==> flow/design.v <==
`default_nettype none
`timescale 1ns / 1ps
module register(
    input wire [4:0] R_Addr_A,
    input wire [4:0] R_Addr_B,
    input wire [4:0] W_Addr,
    input wire [31:0] W_Data,
    output wire [31:0] R_Data_A,
    output wire [31:0] R_Data_B,
    input wire CLK,
    input wire RST,
    input wire WE
    );
reg [31:0] r [0:31];
assign R_Data_A = r[R_Addr_A];
assign R_Data_B = r[R_Addr_B];
integer i;
always @ (posedge RST or posedge CLK)
begin
	if (RST) begin
		for (i = 0; i < 32; i = i + 1)
			r[i] <= 0;
	end else begin
		if (WE && W_Addr) r[W_Addr] <= W_Data;
	end
end
endmodule
`default_nettype none
`timescale 1ns / 1ps
module ALU(
    input wire [31:0] A,
    input wire [31:0] B,
    input wire [2:0] ALU_OP,
	input wire RST,
    output reg [31:0] F,
    output reg ZF,
    output reg OF
    );
always @* begin
	if (RST) begin
		F = 0;
		ZF = 0;
		OF = 0;
	end else begin
		case (ALU_OP)
			0: begin F = A & B; OF = 0; end
			1: begin F = A | B; OF = 0; end
			2: begin F = A ^ B; OF = 0; end
			3: begin F = ~(A | B); OF = 0; end
			4: begin {OF, F} = A + B; end
			5: begin {OF, F} = A - B; end
			6: begin F = A < B; OF = 0; end
			7: begin {OF, F} = B << A; end
			default: begin F = 0; OF = 0; end
		endcase
		ZF = F == 0 ? 1: 0;
	end
end
endmodule
`default_nettype none
`timescale 1ns / 1ps
module opt(
    input wire [5:0] OP,
    input wire [5:0] func,
    output reg WE,
    output reg [2:0] ALU_OP
    );
always @* begin
	ALU_OP = 3'b000;
	if (!OP) begin
		WE = 1;
		case (func)
			6'b100000: ALU_OP = 3'b100;
			6'b100010: ALU_OP = 3'b101;
			6'b100100: ALU_OP = 3'b000;
			6'b100101: ALU_OP = 3'b001;
			6'b100110: ALU_OP = 3'b010;
			6'b100111: ALU_OP = 3'b011;
			6'b101011: ALU_OP = 3'b110;
			6'b000100: ALU_OP = 3'b111;
		endcase
	end else begin
		WE = 0;
	end
end
endmodule
`default_nettype none
`timescale 1ns / 1ps
module CPU(
    input wire CLK,
    input wire RST,
	output wire [31:0]ALU_OUT,
	output wire ALU_OF,
	output wire ALU_ZF,
	output wire [31:0] dbg_inst,
	output wire [31:0] dbg_a,
    output wire [31:0] dbg_b,
	output wire [2:0] dbg_op,
	output wire reg_write_enable,
	output wire [31:0]alu_output,
	output wire [5:0] inst_addr,
	input wire [31:0] inst_data
    );
reg [31:0] PC;  
always @(posedge CLK or posedge RST)
begin
	if (RST) PC <= 0;
	else begin
		PC <= PC + 4;
	end
end
reg [31:0]inst_code;
always @(posedge CLK or posedge RST)
begin
	if (RST) inst_code <= 0;
	else inst_code <= inst_data;
end
assign dbg_inst = inst_code;
assign inst_addr = PC[7:2];
wire [5:0]op = inst_code[31:26];
wire [4:0]rs = inst_code[25:21];
wire [4:0]rt = inst_code[20:16];
wire [4:0]rd = inst_code[15:11];
wire [5:0]shamt = inst_code[10:6];
wire [5:0]func = inst_code[5:0];
wire [31:0]alu_input_A, alu_input_B;
register r(
	.R_Addr_A(rs),
	.R_Addr_B(rt),
	.W_Addr(rd),
	.R_Data_A(alu_input_A),
	.R_Data_B(alu_input_B),
	.W_Data(alu_output),
	.CLK(CLK),
	.RST(RST),
	.WE(reg_write_enable)
);
wire [2:0]alu_op;
wire alu_of, alu_zf;
opt o(
	.OP(op),
	.func(func),
	.ALU_OP(alu_op),
	.WE(reg_write_enable)
);
ALU a(
	.ALU_OP(alu_op),
	.A(alu_input_A),
	.B(alu_input_B),
	.F(alu_output),
	.OF(alu_of),
	.ZF(alu_zf),
	.RST(RST)
);
assign ALU_OUT = alu_output;
assign ALU_OF = alu_of;
assign ALU_ZF = alu_zf;
assign dbg_a = alu_input_A;
assign dbg_b = alu_input_B;
assign dbg_op = alu_op;
endmodule
Reports on CPU
Tool output for the design above, in the order of the flow.
Lines are those of the file above, counted from 1.
Cell names lack the library's common part.
The mark n/a stands for no value.
- top: CPU
- clock port: CLK
- standard-cell library: sky130hd
- library corner: tt_025C_1v80

Word level
Yosys after proc, flatten, opt, wreduce and memory -nomap, before mapping. Print and check cells are not counted. Equal cells are merged and count once.
- output and inout bits: 172
- noted bits in registers: 1088
- word-level cells: 202
- mux-type cells at 12
- reductions and logical operators: 40
- bitwise operators at 4
- order comparisons: 1
- shift operators: 1
- equality and inequality tests: 107
- noted add/sub/neg operators: 3
- operator list (kind ; count):
    case mux 32 bit (select 32 bit) ; 2
    case mux 32 bit (select 8 bit) ; 1
    equality test 5 bit (second input constant) ; 48
    equality test 5 x 4 -> 1 bit (second input constant) ; 24
    AND reduction 2 bit ; 32
    2-to-1 mux 32 bit ; 2
    equality test 5 x 3 -> 1 bit (second input constant) ; 12
    equality test 6 bit (second input constant) ; 6
    adder 32 x 32 -> 33 bit ; 1
    subtractor 32 x 32 -> 33 bit ; 1
    << shifter 32 x 32 -> 33 bit ; 1
    adder 32 x 3 -> 32 bit (second input constant) ; 1
    less-than comparator 32 bit ; 1
    bitwise AND 32 bit ; 1
    OR 32 bit ; 1
    XOR 32 bit ; 1
    NOT 32 bit ; 1
    logical NOT 32 bit ; 1
    equality test 5 x 2 -> 1 bit (second input constant) ; 6
    case mux 3 bit (select 7 bit) ; 1
    equality test 5 x 1 -> 1 bit (second input constant) ; 3
    logical NOT 5 bit ; 3
    equality test 3 bit (second input constant) ; 4
    equality test 3 x 2 -> 1 bit (second input constant) ; 2
    equality test 6 x 3 -> 1 bit (second input constant) ; 1
    logical NOT 6 bit ; 1
    logical AND 1 x 5 -> 1 bit ; 1
    OR reduction 5 bit ; 1
Not listed: further kinds 5, cells in them 8.

Logic depth
Depth = most cells in a row (Yosys ltp): at word level without a register or memory, in the mapped netlist without a sequential cell, where the memories' decode and read muxes count.
- word-level depth: 9
- noted ABC_AREA: 0
- depth in mapped cells: 32
- noted gate-level depth less buffers: 24

Netlist
Yosys stat after the flow's synthesis: flattened, memories mapped to cells. It holds for the ABC_AREA given above (unset counts as 0); a run with the other value may have another netlist.
- cell types (cell type ; count ; total area (um2)):
    dfrtp_1 ; 1062 ; 2.66E+04
    o21ai_0 ; 891 ; 4.46E+03
    nand2_1 ; 1180 ; 4.43E+03
    nand3_1 ; 660 ; 3.3E+03
    a22oi_1 ; 339 ; 2.54E+03
    clkbuf_1 ; 554 ; 2.08E+03
    and3_1 ; 308 ; 1.93E+03
    nand4_1 ; 212 ; 1.33E+03
    ha_1 ; 98 ; 1.23E+03
    nor2_1 ; 219 ; 822.038
    a2111oi_0 ; 86 ; 753.222
    mux2_2 ; 65 ; 731.952
    a21oi_1 ; 122 ; 610.586
    mux2i_1 ; 58 ; 580.557
    o21ai_1 ; 114 ; 570.547
    a22o_1 ; 60 ; 525.504
    buf_2 ; 102 ; 510.49
    inv_1 ; 124 ; 465.446
Other cell types: 85; their cells: 869.
- noted sequential area: 26575.5 um2
- buffer cells at 749
- flip-flops at 1062
- cell count: 7123
- noted synthesis area: 60102.6 um2
By module: a second synthesis without flattening, with its own total; a netlist apart from the flattened one above.
- cells (unflattened synthesis): 5685
- noted area (unflattened synthesis): 60952.2 um2
Rows give one instance, submodules left out.
- modules (module ; area (um2) ; times used ; sequential area (um2) ; cells):
    register ; 51440.6 ; 1 ; 25624.6 ; 4385
    ALU ; 8111.5 ; 1 ; 0.0 ; 1199
    CPU ; 1267.5 ; 1 ; 950.9 ; 81
    opt ; 132.6 ; 1 ; 0.0 ; 20

Worst setup path after synthesis
Path of least setup slack by OpenSTA after synthesis, without wires, with an ideal clock, recovery checks aside; 20% of the period is set as input and as output delay. Where synthesis merged equal registers, the netlist keeps one of their names.
- path type: input port to output port
- start point: in RST
- end point: out alu_output[27]
- delay of the path: 35.347 ns
- external output delay at 2.400 ns
- slack at -28.147 ns
- noted driving pins on the path: 6
- noted arrival: 37.747 ns
- buffers on the path at 4
- period: 12.0 ns
- launch time at the first pin: 2.400 ns
- synthesis period reached at 40.147 ns
"delay of the path" = arrival - input delay + setup time.
A path that ends at an output port has no setup time.
"driving pins on the path": output pins that drive a net of the path, with the launching flip-flop's if there is one; two outputs of one cell count as two.
"synthesis period reached" = period - worst setup slack (recovery checks aside). The figure is calculated, with input and output delays left at 20% of the set period.
Between the ends stands the longest chain of elaborated cells between them, by number of cells; it is not shown to be the way that was timed. Of several equally long chains one is given.
A line is the first line of the expression or statement that the cell stems from. Yosys adds cells for indexed reads and writes and turns some case tables into memories.
- cells stage by stage: inv_1 buf_2 buf_1 and2_4 buf_6 buf_4
- cells in the longest elaborated chain at 2
- elaborated cells between the ends (all ways): 2
- source lines of those cells at 1
- classes of those cells: 2 x mux
- ends and longest elaborated chain, after synthesis (item ; RTL line ; RTL):
    start: declaration ; 91 ; input wire RST,
    2-to-1 mux 32 bit x2 ; 40 ; if (RST) begin
    end: declaration ; 100 ; output wire [31:0]alu_output,

Timing after layout
Path of least setup slack in the final report of entry A (OpenROAD, finished layout, wires in). Where an end is a register, its clock arrival counts in the times.
- path type: flip-flop to output port
- start point: reg inst_code[23]
- end point: out ALU_ZF
- buffers on the path at 4
- period: 11.4 ns
- slack at 0.47 ns
- external output delay at 2.28 ns
- noted driving pins on the path: 26
- noted arrival: 8.65 ns
- launch time at the first pin: 0.77 ns
Between the ends stands the longest chain of elaborated cells between them, by number of cells; it is not shown to be the way that was timed. Of several equally long chains one is given.
- cells stage by stage: dfrtp_4 buf_16 or3_4 nor2_4 buf_4 a2111oi_0 and4_1 a31oi_2 inv_1 ha_1 o21a_1 o21ai_1 nor4b_1 o31ai_2 a21oi_1 o31ai_2 o31ai_2 a21oi_1 o31ai_1 o22a_1 a21oi_1 o32ai_2 nand4b_1 nor2_4 buf_4 clkdlybuf4s50_1
- cells in the longest elaborated chain at 9
- elaborated cells between the ends (all ways): 46
- classes of those cells: 2 x add/sub; 1 x compare; 31 x eq/ne; 1 x shift; 5 x mux; 4 x logic; 2 x reduce/logical
- ends and longest elaborated chain, after layout (item ; RTL line ; RTL):
    start: declaration ; 112 ; reg [31:0]inst_code;
    start: assignment ; 115 ; if (RST) inst_code <= 0;
    start: assignment ; 116 ; else inst_code <= inst_data;
    equality test 5 bit ; 15 ; assign R_Data_A = r[R_Addr_A];
    case mux 32 bit (select 32 bit) ; 15 ;
    OR 32 bit ; 49 ; 3: begin F = ~(A | B); OF = 0; end
    NOT 32 bit ; 49 ;
    case mux 32 bit (select 8 bit) ; 45 ; case (ALU_OP)
    2-to-1 mux 32 bit ; 40 ; if (RST) begin
    logical NOT 32 bit ; 56 ; ZF = F == 0 ? 1: 0;
    2-to-1 mux 1 bit ; 56 ;
    2-to-1 mux 1 bit ; 40 ;
    end: declaration ; 94 ; output wire ALU_ZF,

# Flow runs of CPU

Top module CPU; platform sky130hd; tools Yosys and OpenROAD; 2 stored runs in no particular order. Input and output delays are each 20% of the period that was set; the output load is 0.01 pF.
"period reached" means the clock period less the worst setup slack. The figure is calculated, with input and output delays left at 20% of the set period.
"critical path time": the worst setup path's part of the clock period (all of it between registers, 20% less for each end at a port) less its slack. A launch clock that arrives late makes it longer, a capture clock that arrives late makes it shorter.
"power consumption" is the tool's figure for a default switching activity; nothing was simulated.

Entry A
Settings were CELL_PAD_IN_SITES_DETAIL_PLACEMENT = 1; CELL_PAD_IN_SITES_GLOBAL_PLACEMENT = 2; CORE_UTILIZATION = 30; GPL_ROUTABILITY_DRIVEN = 1; PLACE_DENSITY = 0.45; SETUP_SLACK_MARGIN = 0.5; period_ns = 11.4; CAP_MARGIN = 20; CORE_MARGIN = 2; SLEW_MARGIN = 20
- post-synthesis cell area: 60,102.6 um2
- area inside the die boundary: 203,938.0 um2
- standard-cell area of the final layout at 71,866.4 um2
- utilization in the final report: 36.0 %
- noted the setup slack of the worst path: 0.472 ns
- noted the summed negative setup slack: 0.000 ns
- power consumption: 11,384 µW
- noted the period reached: 10.928 ns
- critical path time at 8.65 ns
- type of the worst setup path: flip-flop to output port

Entry B
Settings were CAP_MARGIN = 20; CELL_PAD_IN_SITES_DETAIL_PLACEMENT = 1; CELL_PAD_IN_SITES_GLOBAL_PLACEMENT = 2; CORE_UTILIZATION = 44; CTS_CLUSTER_DIAMETER = 254; CTS_CLUSTER_SIZE = 78; GPL_ROUTABILITY_DRIVEN = 1; MIN_ROUTING_LAYER = met2; PLACE_DENSITY_LB_ADDON = 0.02; SETUP_SLACK_MARGIN = 1.54; TNS_END_PERCENT = 25; period_ns = 9.76; CORE_MARGIN = 2; SLEW_MARGIN = 20
- not finished: routing ended with error GRT-0116
